==> flow/design.v <==
`default_nettype none
`timescale 1ns / 10ps
module alu(
    input [3:0] aluControl,
    input [31:0] aluIn1,
    input [31:0] aluIn2,
    output logic [31:0] aluRes,
    output wire isZero
);
  always_comb begin
    case (aluControl)
      4'b0000: aluRes = aluIn1 + aluIn2;
      4'b0001: aluRes = aluIn1 - aluIn2;
      4'b0011: aluRes = (aluIn1 | aluIn2);
      4'b0010: aluRes = (aluIn1 & aluIn2);
      4'b0110: aluRes = (aluIn1 ^ aluIn2);
      4'b0101: aluRes = {31'b0, {(($signed(aluIn1) < $signed(aluIn2)))}};
      4'b0111: aluRes = {31'b0, {(aluIn1 < aluIn2)}};
      4'b1000: aluRes = aluIn1 << aluIn2[4:0];
      4'b1001: aluRes = aluIn1 >> aluIn2[4:0];
      4'b1010: aluRes = $signed(aluIn1) >>> aluIn2[4:0];
      default: aluRes = 32'b0;
    endcase
  end
  assign isZero = (aluRes == 32'b0);
endmodule
`default_nettype none
`timescale 1ns / 10ps
module immgen (
    input [31:0] instr,
    output logic [31:0] imm
);
wire [31:0] Uimm = {instr[31], instr[30:12], {12{1'b0}}};
wire [31:0] Iimm = {{21{instr[31]}}, instr[30:20]};
wire [31:0] Simm = {{21{instr[31]}}, instr[30:25], instr[11:7]};
wire [31:0] Bimm = {{20{instr[31]}}, instr[7], instr[30:25], instr[11:8], 1'b0};
wire [31:0] Jimm = {{12{instr[31]}}, instr[19:12], instr[20], instr[30:21], 1'b0};
wire isALUimm = (instr[6:0] == 7'b0010011);   
wire isBranch = (instr[6:0] == 7'b1100011);   
wire isJALR = (instr[6:0] == 7'b1100111);   
wire isJAL = (instr[6:0] == 7'b1101111);   
wire isAUIPC = (instr[6:0] == 7'b0010111);   
wire isLUI = (instr[6:0] == 7'b0110111);   
wire isLoad = (instr[6:0] == 7'b0000011);   
wire isStore = (instr[6:0] == 7'b0100011);   
wire isUtype = isAUIPC || isLUI;
wire isItype = isALUimm || isJALR || isLoad;
wire isStype = isStore;
wire isBtype = isBranch;
wire isJtype = isJAL;
always_comb begin
    if (isUtype) imm = Uimm;
    else if (isItype) imm = Iimm;
    else if (isStype) imm = Simm;
    else if (isBtype) imm = Bimm;
    else if (isJtype) imm = Jimm;
    else imm = 32'b0;
end
endmodule
`default_nettype none
`timescale 1ns / 10ps
module regfile (
    input clk,
    input write_en,
    input [4:0] A1,
    input [4:0] A2,
    input [4:0] A3,
    input [31:0] WD,
    output wire [31:0] RD1,
    output wire [31:0] RD2
);
reg [31:0] RegisterFile [32];
assign RD1 = (A1 != 0) ? RegisterFile[A1] : 0;
assign RD2 = (A2 != 0) ? RegisterFile[A2] : 0;
always @(posedge clk) begin
    if((write_en) && (A3 != 32'b0)) begin
        RegisterFile[A3] <= WD;
    end
end
endmodule
`default_nettype none
`timescale 1ns / 10ps
module controller (
    input clk,
    input rst,
    input [6:0] opcode,
    input [2:0] funct3,
    input funct7_5,
    input aluIsZero,
    output logic PCWrite,
    output logic AdrSrc,
    output logic MemWrite,
    output logic IRWrite,
    output logic [1:0] ResultSrc,
    output logic [3:0] aluControl,
    output logic [1:0] ALUSrcB,
    output logic [1:0] ALUSrcA,
    output logic RegWrite
);
localparam FETCH = 5'd0, DECODE = 5'd1, MEMADR = 5'd2, MEMREAD = 5'd3, MEMWB = 5'd4,
MEMWRITE = 5'd5, EXECUTER = 5'd6, ALUWB = 5'd7, EXECUTEI = 5'd8, JAL = 5'd9,
JALR = 5'd10, LUI = 5'd11, AUIPC = 5'd12,
BEQ = 5'd13, BNE = 5'd14, BLT = 5'd15, BGE = 5'd16, BLTU = 5'd17, BGEU = 5'd18;
reg [4:0] state;
reg [4:0] next_state;
logic PCUpdate;
logic Branch;
logic BranchSel;
logic BranchCondition;
assign BranchCondition = BranchSel ? (!aluIsZero) : aluIsZero;
assign PCWrite = ((BranchCondition & Branch) || PCUpdate);
always @(posedge clk) begin
    if (rst)
        state <= FETCH;
    else
        state <= next_state;
end
always_comb begin
    case(state)
      FETCH:
        next_state = DECODE;
      DECODE: begin
        case(opcode)
          7'b0000011, 7'b0100011, 7'b1100111: next_state = MEMADR;
          7'b0110011: next_state = EXECUTER;
          7'b0010011: next_state = EXECUTEI;
          7'b1101111: next_state = JAL;
          7'b0110111: next_state = LUI;
          7'b0010111: next_state = AUIPC;
          7'b1100011: begin
            case(funct3)
              3'b000: next_state = BEQ;
              3'b001: next_state = BNE;
              3'b100: next_state = BLT;
              3'b101: next_state = BGE;
              3'b110: next_state = BLTU;
              3'b111: next_state = BGEU;
              default: next_state = DECODE;
            endcase
          end
          default: next_state = DECODE;
        endcase
      end
      MEMADR: begin
        case(opcode)
          7'b0000011: next_state = MEMREAD;
          7'b0100011: next_state = MEMWRITE;
          7'b1100111: next_state = JALR;
          default: next_state = MEMADR;
        endcase
      end
      EXECUTER, EXECUTEI, AUIPC, JAL, JALR: next_state = ALUWB;
      MEMREAD: next_state = MEMWB;
      MEMWRITE, MEMWB, ALUWB, LUI: next_state = FETCH;
      BEQ, BNE, BLT, BGE, BLTU, BGEU: next_state = FETCH;
      default: next_state = state;
    endcase
end
logic [1:0] ALUOp;
always_comb begin
    AdrSrc = 1'b0;
    ALUSrcA = 2'b00;
    ALUSrcB = 2'b00;
    ALUOp = 2'b00;
    ResultSrc = 2'b10;
    IRWrite = 1'b0;
    RegWrite = 1'b0;
    MemWrite = 1'b0;
    PCUpdate = 1'b0;
    Branch = 1'b0;
    BranchSel = 1'b0;
    case(state)
      FETCH: begin
        ALUSrcB = 2'b10;
        IRWrite = 1'b1;
        PCUpdate = 1'b1;
      end
      DECODE: begin
        ALUSrcA = 2'b01;
        ALUSrcB = 2'b01;
      end
      EXECUTER: begin
        ALUSrcA = 2'b10;
        ALUSrcB = 2'b00;
        ALUOp = 2'b10;
      end
      EXECUTEI: begin
        ALUSrcA = 2'b10;
        ALUSrcB = 2'b01;
        ALUOp = 2'b10;
      end
      LUI: begin
        ALUSrcA = 2'b11;
        ALUSrcB = 2'b01;
        ResultSrc = 2'b10;
        RegWrite = 1'b1;
      end
      AUIPC: begin
        ALUSrcA = 2'b01;
        ALUSrcB = 2'b01;
      end
      JAL: begin
        ALUSrcA = 2'b01;
        ALUSrcB = 2'b10;
        ResultSrc = 2'b00;
        PCUpdate = 1'b1;
      end
      ALUWB: begin
        ResultSrc = 2'b00;
        RegWrite = 1'b1;
        ALUSrcB = 2'b10;
      end
      JALR: begin
        ResultSrc = 2'b00;
        ALUSrcA = 2'b01;
        ALUSrcB = 2'b10;
        PCUpdate = 1'b1;
      end
      MEMADR: begin
        ALUSrcA = 2'b10;
        ALUSrcB = 2'b01;
      end
      MEMREAD: begin
        ALUSrcA = 2'b10;
        ALUSrcB = 2'b01;
        ResultSrc = 2'b00;
        AdrSrc = 1'b1;
      end
      MEMWRITE: begin
        ALUSrcA = 2'b10;
        ALUSrcB = 2'b01;
        ResultSrc = 2'b00;
        AdrSrc = 1'b1;
        MemWrite = 1'b1;
      end
      MEMWB: begin
        ALUSrcA = 2'b10;
        ALUSrcB = 2'b01;
        ResultSrc = 2'b01;
        RegWrite = 1'b1;
      end
      BEQ, BNE, BLT, BGE, BLTU, BGEU: begin
        ALUSrcA = 2'b10;
        ALUSrcB = 2'b00;
        ALUOp = 2'b01;
        ResultSrc = 2'b00;
        Branch = 1'b1;
        BranchSel = (state == BNE) || (state == BLT) || (state == BLTU);
      end
      default: ;
    endcase
end
always_comb begin
    case(ALUOp)
      2'b00: aluControl = 4'b0000;
      2'b01: begin
        case(funct3)
          3'b000, 3'b001: aluControl = 4'b0001;  
          3'b100, 3'b101: aluControl = 4'b0101;  
          3'b110, 3'b111: aluControl = 4'b0111;  
          default: aluControl = 4'b0000;
        endcase
      end
      2'b10: begin
        case(funct3)
          3'b000: begin
            if({opcode[5], funct7_5} == 2'b11) begin
              aluControl = 4'b0001;
            end else begin
              aluControl = 4'b0000;
            end
          end
          3'b101: begin
            if(funct7_5 == 1'b1) begin
              aluControl = 4'b1010;
            end else begin
              aluControl = 4'b1001;
            end
          end
          3'b001: aluControl = 4'b1000;
          3'b010: aluControl = 4'b0101;
          3'b011: aluControl = 4'b0111;
          3'b100: aluControl = 4'b0110;
          3'b110: aluControl = 4'b0011;
          3'b111: aluControl = 4'b0010;
          default: aluControl = 4'b0000;
        endcase
      end
      default: aluControl = 4'b0000;
    endcase
end
endmodule
`default_nettype none
`timescale 1ns / 10ps
module rv32i_mc (
    input clk,
    input rst,
    output wire [31:0] mem_addr,
    output wire [3:0] mem_wstrb,
    output wire [31:0] mem_wdata,
    input [31:0] mem_rdata
);
reg [31:0] pc;
always @(posedge clk) begin
  if(rst) begin
    pc <= 32'h1000;
  end else if(PCWrite) begin
    pc <= res;
  end
end
wire [31:0] Adr;
wire [31:0] instr;
wire [31:0] data;
reg decode;
reg [31:0] ir;
always @(posedge clk) begin
  decode <= IRWrite;
  if(decode) begin
    ir <= mem_rdata;
  end
end
assign instr = decode ? mem_rdata : ir;
wire [2:0] funct3 = instr[14:12];
wire [1:0] ld_off = aluOut[1:0];
wire [15:0] ld_half = ld_off[1] ? mem_rdata[31:16] : mem_rdata[15:0];
logic [7:0] ld_byte;
always_comb begin
  case (ld_off)
    2'b00: ld_byte = mem_rdata[7:0];
    2'b01: ld_byte = mem_rdata[15:8];
    2'b10: ld_byte = mem_rdata[23:16];
    default: ld_byte = mem_rdata[31:24];
  endcase
end
assign data = funct3[1] ? mem_rdata :
              funct3[0] ? {{16{ld_half[15] & ~funct3[2]}}, ld_half} :
                          {{24{ld_byte[7] & ~funct3[2]}}, ld_byte};
wire [1:0] st_off = Adr[1:0];
logic [3:0] st_strb;
always_comb begin
  if (funct3[1]) st_strb = 4'b1111;
  else if (funct3[0]) st_strb = st_off[1] ? 4'b1100 : 4'b0011;
  else st_strb = 4'b0001 << st_off;
end
assign mem_wstrb = MemWrite ? st_strb : 4'b0000;
assign mem_wdata = funct3[1] ? B :
                   funct3[0] ? {2{B[15:0]}} :
                               {4{B[7:0]}};
assign mem_addr = Adr;
assign Adr = AdrSrc ? res : pc;
reg [31:0] oldpc;
always @(posedge clk) begin
  if(IRWrite) begin
    oldpc <= pc;
  end
end
wire [31:0] imm;
immgen immgen (
  .instr(instr),
  .imm(imm)
);
wire [4:0] A1 = instr[19:15];
wire [4:0] A2 = instr[24:20];
wire [4:0] A3 = instr[11:7];
wire [31:0] RD1;
wire [31:0] RD2;
regfile regfile (
  .clk(clk),
  .write_en(RegWrite),
  .A1(A1),
  .A2(A2),
  .A3(A3),
  .WD(res),
  .RD1(RD1),
  .RD2(RD2)
);
reg [31:0] A;
reg [31:0] B;
always @(posedge clk) begin
  A <= RD1;
  B <= RD2;
end
logic [31:0] aluIn1;
logic [31:0] aluIn2;
wire [31:0] aluRes;
wire isZero;
always_comb begin
  case (ALUSrcA)
    2'b00: aluIn1 = pc;
    2'b01: aluIn1 = oldpc;
    2'b10: aluIn1 = A;
    default: aluIn1 = 0;
  endcase
  case (ALUSrcB)
    2'b00: aluIn2 = B;
    2'b01: aluIn2 = imm;
    2'b10: aluIn2 = 32'd4;
    2'b11: aluIn2 = aluOut;
    default: aluIn2 = 0;
  endcase
end
alu alu (
  .aluControl(aluControl),
  .aluIn1(aluIn1),
  .aluIn2(aluIn2),
  .aluRes(aluRes),
  .isZero(isZero)
);
reg [31:0] aluOut;
always @(posedge clk) begin
  aluOut <= aluRes;
end
logic [31:0] res;
always_comb begin
  case (ResultSrc)
    2'b00: res = aluOut;
    2'b01: res = data;
    2'b10: res = aluRes;
    default: res = 0;
  endcase
end
wire PCWrite;
wire AdrSrc;
wire MemWrite;
wire IRWrite;
wire [1:0] ResultSrc;
wire [3:0] aluControl;
wire [1:0] ALUSrcB;
wire [1:0] ALUSrcA;
wire RegWrite;
controller controller (
  .clk(clk),
  .rst(rst),
  .opcode(instr[6:0]),
  .funct3(instr[14:12]),
  .funct7_5(instr[30]),
  .aluIsZero(isZero),
  .PCWrite(PCWrite),
  .AdrSrc(AdrSrc),
  .MemWrite(MemWrite),
  .IRWrite(IRWrite),
  .ResultSrc(ResultSrc),
  .aluControl(aluControl),
  .ALUSrcB(ALUSrcB),
  .ALUSrcA(ALUSrcA),
  .RegWrite(RegWrite)
);
endmodule
==> reports on rv32i_mc <==
---- Step by step through the tools: rv32i_mc ----
Each step is given for the RTL above and for the edited RTL.
Lines under "before" count in the file above, lines under "after" in the edited file.
"change" is "after" less "before", of the values as shown; "rel. change" is that difference over "before", in percent.
Operators: Yosys type, input widths -> output width; for muxes data width and select width s.
Library cell names are shortened.
A cell with n/a has no value.
design
  top ..................................... rv32i_mc
  clock port .............................. clk
  cell library ............................ sky130hd
  timing corner ........................... tt_025C_1v80

---- Diff ----
The edit as a unified diff against the file above.
The edited RTL no longer does the same as the RTL above: the edit was made by script, with no optimisation intended.
begin of diff
@@ -400,11 +400,17 @@
   endcase
 end
+wire isZero_0, isZero_1;
+wire [31:0] aluRes_0, aluRes_1;
 alu alu (
   .aluControl(aluControl),
   .aluIn1(aluIn1),
   .aluIn2(aluIn2),
-  .aluRes(aluRes),
-  .isZero(isZero)
-);
+  .aluRes(aluRes_0),
+  .isZero(isZero_0)
+);
+alu alu_alt (.aluControl(aluControl), .aluIn1(~aluIn1), .aluIn2(aluIn2), .aluRes(aluRes_1),
+    .isZero(isZero_1));
+assign isZero = isZero_0 ^ isZero_1;
+assign aluRes = aluRes_0 ^ aluRes_1;
 reg [31:0] aluOut;
 always @(posedge clk) begin
end of diff

---- After elaboration ----
Source: Yosys, flattened and elaborated, memories not mapped. Widths are those after wreduce. Print and check cells do not count.
Memory sizes are those after Yosys's memory passes, which may raise the word count (mostly to a power of two), join words into wider ones and drop unused or constant bits.
operators by class
  element                        before  after  change  rel. change (%)
  $add $sub $neg                 2       4      +2      +100.00
  $lt $le $gt $ge                2       4      +2      +100.00
  equality and inequality tests  55      55     0       0.00
  shifts and indexed selects     4       7      +3      +75.00
  muxes and demuxes              45      46     +1      +2.22
  bitwise gates (word level)     7       13     +6      +85.71
  reduce/logical cells           38      39     +1      +2.63
operators with widths
  cell              before  after  change  rel. change (%)
  $lt 32x32->1      2       4      +2      +100.00
  $xor 32x32->32    1       3      +2      +200.00
  $add 32x32->32    1       2      +1      +100.00
  $and 32x32->32    1       2      +1      +100.00
  $logic_not 32->1  1       2      +1      +100.00
  $or 32x32->32     1       2      +1      +100.00
  $pmux 32 s10      1       2      +1      +100.00
  $shl 32x5->32     1       2      +1      +100.00
  $shr 32x5->32     1       2      +1      +100.00
  $sshr 32x5->32    1       2      +1      +100.00
  $sub 32x32->32    1       2      +1      +100.00
  $not 32->32       0       1      +1      n/a
  $xor 1x1->1       0       1      +1      n/a
Operator kinds equal on both sides are left out: 56.
bit counts
  element                          before  after  change  rel. change (%)
  flip-flop bits (word level)      134     134    0       0.00
  RAM bits                         1024    1024   0       0.00
  clocked read ports x word width  64      64     0       0.00
  memory cells                     1       1      0       0.00
  output and inout port bits       68      68     0       0.00
  word-level cells                 160     175    +15     +9.38
memory list
  element                                       before                            after
  shape (words x width / read and write ports)  regfile.RegisterFile 32x32 r2 w1  regfile.RegisterFile 32x32 r2 w1

---- Depth ----
Depth = most cells in a row (Yosys ltp): at word level without a register or memory, in the mapped netlist without a sequential cell, where the memories' decode and read muxes count.
logic depth
  element                       before  after  change  rel. change (%)
  word-level depth              16      17     +1      +6.25
  ABC_AREA                      0       0      n/a     n/a
  depth in mapped cells         33      34     +1      +3.03
  depth with buffers taken out  27      29     +2      +7.41

---- After synthesis ----
Yosys stat after the flow's synthesis: flattened, memories mapped to cells. It holds for the ABC_AREA given above (unset counts as 0); a run with the other value may have another netlist.
mapped netlist
  element                            before     after      change      rel. change (%)
  cells in the netlist               7310       7659       +349        +4.77
  cell area after synthesis (mm²)    0.0687084  0.0741286  +0.0054202  +7.89
  sequential part of the area (mm²)  0.0353139  0.0353139  0.0000000   0.00
  flip-flops                         1236       1236       0           0.00
  buffers                            585        627        +42         +7.18
cell types
  cell type  before  after  change  rel. change (%)
  nand3_1    991     661    -330    -33.30
  nand2_1    1887    1657   -230    -12.19
  mux4_2     59      178    +119    +201.69
  a21oi_1    254     334    +80     +31.50
  and3_1     98      178    +80     +81.63
  nor2_1     335     412    +77     +22.99
  a22oi_1    54      130    +76     +140.74
  o211ai_1   62      129    +67     +108.06
  o21ai_0    172     235    +63     +36.63
  a221oi_1   24      79     +55     +229.17
  mux2i_1    146     108    -38     -26.03
  xnor2_1    15      53     +38     +253.33
  nor3_1     119     82     -37     -31.09
  a31oi_1    95      131    +36     +37.89
  buf_1      46      81     +35     +76.09
  nor3b_1    4       36     +32     +800.00
  ha_1       99      130    +31     +31.31
  a21oi_2    30      1      -29     -96.67
Cell types equal on both sides are left out: 14.
Not every row of either side is listed.
By module: a second synthesis without flattening, with its own total; a netlist apart from the flattened one above.
unflattened totals
  element                                        before     after      change      rel. change (%)
  cells (unflattened synthesis)                  5067       6518       +1451       +28.64
  area total of the unflattened synthesis (mm²)  0.0677262  0.0780874  +0.0103612  +15.30
Each row is one instance without its submodules.
by module, before
  module      times used  cells  area (mm²)  sequential area (mm²)
  regfile     1           2564   0.0479197   0.0307495
  alu         1           1407   0.0097131   0
  rv32i_mc    1           919    0.0086158   0.004184
  controller  1           107    0.0008984   0.0003804
  immgen      1           70     0.0005793   0
by module, after
  module      times used  cells  area (mm²)  sequential area (mm²)
  regfile     1           2564   0.0479197   0.0307495
  alu         2           1407   0.0097131   0
  rv32i_mc    1           963    0.0092639   0.004184
  controller  1           107    0.0008984   0.0003804
  immgen      1           70     0.0005793   0

---- Path before layout ----
Source: OpenSTA report_checks on the synthesized netlist (no wires, ideal clock, input and output delay 20% of the period each), path of least setup slack; recovery checks are left aside. Register names are those of the netlist, which keeps one name where synthesis merged equal registers.
timing path after synthesis
  element                              before                    after                     change  rel. change (%)
  path type                            input to output           input to output           n/a     n/a
  start point                          input port mem_rdata[6]   input port mem_rdata[3]   n/a     n/a
  end point                            output port mem_addr[31]  output port mem_addr[29]  n/a     n/a
  clock period (ns)                    12.0                      12.0                      0.0     0.00
  input delay (ns)                     2.400                     2.400                     0.000   0.00
  external output delay (ns)           2.400                     2.400                     0.000   0.00
  time at the first pin (ns)           2.400                     2.400                     0.000   0.00
  arrival (ns)                         9.258                     10.259                    +1.001  +10.81
  required time (ns)                   9.600                     9.600                     0.000   0.00
  path slack (ns)                      0.342                     -0.659                    -1.001  n/a
  delay of the path (ns)               6.858                     7.859                     +1.001  +14.60
  stages on the path                   26                        25                        -1      -3.85
  buffers on the path                  5                         4                         -1      -20.00
  period reached after synthesis (ns)  11.658                    12.659                    +1.001  +8.59
"delay of the path" is the arrival time less input delay plus setup time.
A path that ends at an output port has no setup time.
"stages on the path" counts driving pins, that of a launching flip-flop among them; a cell with two outputs on the path counts twice.
"period reached after synthesis" is the clock period less the worst setup slack; recovery checks do not enter. This is arithmetic on one report: input and output delays are still those of the set period (20% each).
Between the ends stands the longest chain of elaborated cells between them, by number of cells; it is not shown to be the way that was timed. Of several equally long chains one is given.
Each line given opens the expression or statement behind the cell; cells for indexed reads and writes are added by Yosys, which also makes memories of some case tables.
between the ends, after synthesis, before
  cells stage by stage .................... mux2i_2 inv_2 nor4_4 o211ai_1 o22a_2 buf_2 buf_2 buf_2 buf_1 ha_1 clkbuf_1 or3b_2 a211oi_1 o211ai_1 a31oi_1 a221o_1 a31oi_1 a21o_1 a21oi_1 nor2_1 o31ai_1 nand3_1 nand4_1 nor2_1 o32ai_1 mux2_2
ends and longest elaborated chain, after synthesis, before
  element             RTL line  text
  start: declaration  301       input [31:0] mem_rdata
  end: declaration    298       output wire [31:0] mem_addr,
before: Chain of elaborated cells between the ends: none given.
between the ends, after synthesis, after
  cells stage by stage .................... nand4b_1 a221oi_4 nor3_1 a222oi_1 o31a_1 clkbuf_1 buf_2 buf_1 buf_1 ha_1 and2_1 a221oi_1 o311ai_0 o31a_1 o21a_1 o41ai_1 o31a_1 o31ai_1 a221oi_1 o211ai_1 a221o_1 xnor2_1 nor2_1 o32ai_1 mux2_2
  cells in the longest elaborated chain ... 13
  elaborated cells on any way between the ends .. 39
  those cells by class .................... add/sub (4); eq/ne (8); shift (6); mux (11); logic (7); reduce/logical (3)
ends and longest elaborated chain, after synthesis, after
  element             RTL line  text
  start: declaration  301       input [31:0] mem_rdata
  $mux 32             322       assign instr = decode ? mem_rdata : ir;
  $eq 7x7->1          41        wire isJAL = (instr[6:0] == 7'b1101111);
  $mux 32             56        else if (isJtype) imm = Jimm;
  $mux 32             55        else if (isBtype) imm = Bimm;
  $mux 32             54        else if (isStype) imm = Simm;
  $mux 32             53        else if (isItype) imm = Iimm;
  $mux 32             52        if (isUtype) imm = Uimm;
  $pmux 32 s4         394       case (ALUSrcB)
  $sub 32x32->32      13        4'b0001: aluRes = aluIn1 - aluIn2;
  $pmux 32 s10        11        case (aluControl)
  $xor 32x32->32      414       assign aluRes = aluRes_0 ^ aluRes_1;
  $pmux 32 s3         421       case (ResultSrc)
  $mux 32             350       assign Adr = AdrSrc ? res : pc;
  end: declaration    298       output wire [31:0] mem_addr,

---- Worst path after layout ----
From the final timing report of the runs of pair A: the path of least setup slack in the routed layout; clock arrival at registers is part of the times.
timing path post-layout
  element                     before                    after                    change  rel. change (%)
  path type                   input to output           input to output          n/a     n/a
  start point                 input port mem_rdata[6]   input port mem_rdata[3]  n/a     n/a
  end point                   output port mem_addr[30]  output port mem_addr[4]  n/a     n/a
  clock period (ns)           11.8                      11.8                     0.0     0.00
  input delay (ns)            2.36                      2.36                     0.00    0.00
  external output delay (ns)  2.36                      2.36                     0.00    0.00
  time at the first pin (ns)  2.36                      2.36                     0.00    0.00
  arrival (ns)                9.17                      9.42                     +0.25   +2.73
  required time (ns)          9.44                      9.44                     0.00    0.00
  path slack (ns)             0.27                      0.02                     -0.25   n/a
  stages on the path          27                        24                       -3      -11.11
  buffers on the path         6                         9                        +3      +50.00
Between the ends stands the longest chain of elaborated cells between them, by number of cells; it is not shown to be the way that was timed. Of several equally long chains one is given.
between the ends, post-layout, before
  cells stage by stage .................... clkdlybuf4s50_1 buf_4 nand3b_1 a221o_1 a31oi_1 buf_4 a21oi_1 a21oi_1 o21ai_1 ha_1 buf_4 and3_1 nand4_1 nor3b_1 nor3_1 buf_4 a21o_1 a211oi_1 o21ai_0 a21oi_1 mux2i_1 a21oi_1 o211ai_1 nor2_1 o32a_1 a21oi_1 clkdlybuf4s50_1
  cells in the longest elaborated chain ... 12
  elaborated cells on any way between the ends .. 29
  those cells by class .................... add/sub (2); eq/ne (8); shift (3); mux (10); logic (3); reduce/logical (3)
ends and longest elaborated chain, post-layout, before
  element             RTL line  text
  start: declaration  301       input [31:0] mem_rdata
  $mux 32             322       assign instr = decode ? mem_rdata : ir;
  $eq 7x7->1          41        wire isJAL = (instr[6:0] == 7'b1101111);
  $mux 32             56        else if (isJtype) imm = Jimm;
  $mux 32             55        else if (isBtype) imm = Bimm;
  $mux 32             54        else if (isStype) imm = Simm;
  $mux 32             53        else if (isItype) imm = Iimm;
  $mux 32             52        if (isUtype) imm = Uimm;
  $pmux 32 s4         394       case (ALUSrcB)
  $sub 32x32->32      13        4'b0001: aluRes = aluIn1 - aluIn2;
  $pmux 32 s10        11        case (aluControl)
  $pmux 32 s3         415       case (ResultSrc)
  $mux 32             350       assign Adr = AdrSrc ? res : pc;
  end: declaration    298       output wire [31:0] mem_addr,
between the ends, post-layout, after
  cells stage by stage .................... clkdlybuf4s50_1 nand4b_1 a221oi_4 nor3_1 buf_4 buf_4 a21o_1 nor2_4 buf_12 buf_4 buf_4 nand2_1 o221ai_1 o221ai_1 a221o_1 a211o_1 xnor2_2 buf_4 nor2_1 nor3_2 a21oi_1 a21oi_1 buf_4 clkdlybuf4s50_1
  cells in the longest elaborated chain ... 13
  elaborated cells on any way between the ends .. 39
  those cells by class .................... add/sub (4); eq/ne (8); shift (6); mux (11); logic (7); reduce/logical (3)
ends and longest elaborated chain, post-layout, after
  element             RTL line  text
  start: declaration  301       input [31:0] mem_rdata
  $mux 32             322       assign instr = decode ? mem_rdata : ir;
  $eq 7x7->1          41        wire isJAL = (instr[6:0] == 7'b1101111);
  $mux 32             56        else if (isJtype) imm = Jimm;
  $mux 32             55        else if (isBtype) imm = Bimm;
  $mux 32             54        else if (isStype) imm = Simm;
  $mux 32             53        else if (isItype) imm = Iimm;
  $mux 32             52        if (isUtype) imm = Uimm;
  $pmux 32 s4         394       case (ALUSrcB)
  $sub 32x32->32      13        4'b0001: aluRes = aluIn1 - aluIn2;
  $pmux 32 s10        11        case (aluControl)
  $xor 32x32->32      414       assign aluRes = aluRes_0 ^ aluRes_1;
  $pmux 32 s3         421       case (ResultSrc)
  $mux 32             350       assign Adr = AdrSrc ? res : pc;
  end: declaration    298       output wire [31:0] mem_addr,

---- Measured runs ----
Both versions went through the flow (Yosys, OpenROAD) with the same settings in each pair. Constraints: input delay and output delay 20% of the set period each, output load 0.01 pF.
settings, pair A
  CORE_UTILIZATION ........................ 40
  period_ns ............................... 11.8
  CAP_MARGIN .............................. 20
  CORE_MARGIN ............................. 2
  SLEW_MARGIN ............................. 20
measured results, pair A
  element                                                  before     after      change      rel. change (%)
  post-synthesis cell area (mm²)                           0.0687084  0.0741286  +0.0054202  +7.89
  die outline area (mm²)                                   0.1751     0.188782   +0.013682   +7.81
  area of the standard cells in the finished layout (mm²)  0.078763   0.089691   +0.010928   +13.87
  utilization (%)                                          46.0       48.5       +2.5        n/a
  lowest setup slack (ns)                                  0.275      0.018      -0.257      n/a
  total negative slack on setup checks (ns)                0.000      0.000      0.000       n/a
  worst-case hold slack (ns)                               0.494      0.470      -0.024      n/a
  total design power (uW)                                  15134      24457      +9323       +61.60
  period achieved (ns)                                     11.525     11.782     +0.257      +2.23
settings, pair B
  CAP_MARGIN .............................. 25
  CELL_PAD_IN_SITES_GLOBAL_PLACEMENT ...... 3
  CORE_UTILIZATION ........................ 27
  GPL_ROUTABILITY_DRIVEN .................. 0
  GPL_TIMING_DRIVEN ....................... 0
  PLACE_DENSITY_LB_ADDON .................. 0.07
  SETUP_SLACK_MARGIN ...................... -0.09
  period_ns ............................... 11.3
  CORE_MARGIN ............................. 2
  SLEW_MARGIN ............................. 20
measured results, pair B
  element                                                  before     after      change      rel. change (%)
  post-synthesis cell area (mm²)                           0.0687084  0.0741286  +0.0054202  +7.89
  die outline area (mm²)                                   0.258526   0.278758   +0.020232   +7.83
  area of the standard cells in the finished layout (mm²)  0.0853706  0.0947746  +0.0094040  +11.02
  utilization (%)                                          33.7       34.7       +1.0        n/a
  lowest setup slack (ns)                                  -0.244     -0.182     +0.062      n/a
  total negative slack on setup checks (ns)                -1.259     -1.861     -0.602      n/a
  worst-case hold slack (ns)                               0.525      0.512      -0.013      n/a
  total design power (uW)                                  18719      30374      +11655      +62.26
  period achieved (ns)                                     11.544     11.482     -0.062      -0.54
"period achieved" is the run's clock period less its worst setup slack. It is reckoned from that one timing run; input and output delays stay at 20% of the period that was set.
By "total design power" is meant OpenSTA's value without simulated activity: inputs other than the clock are taken to toggle once in ten clock periods, and the tool carries that through the logic.
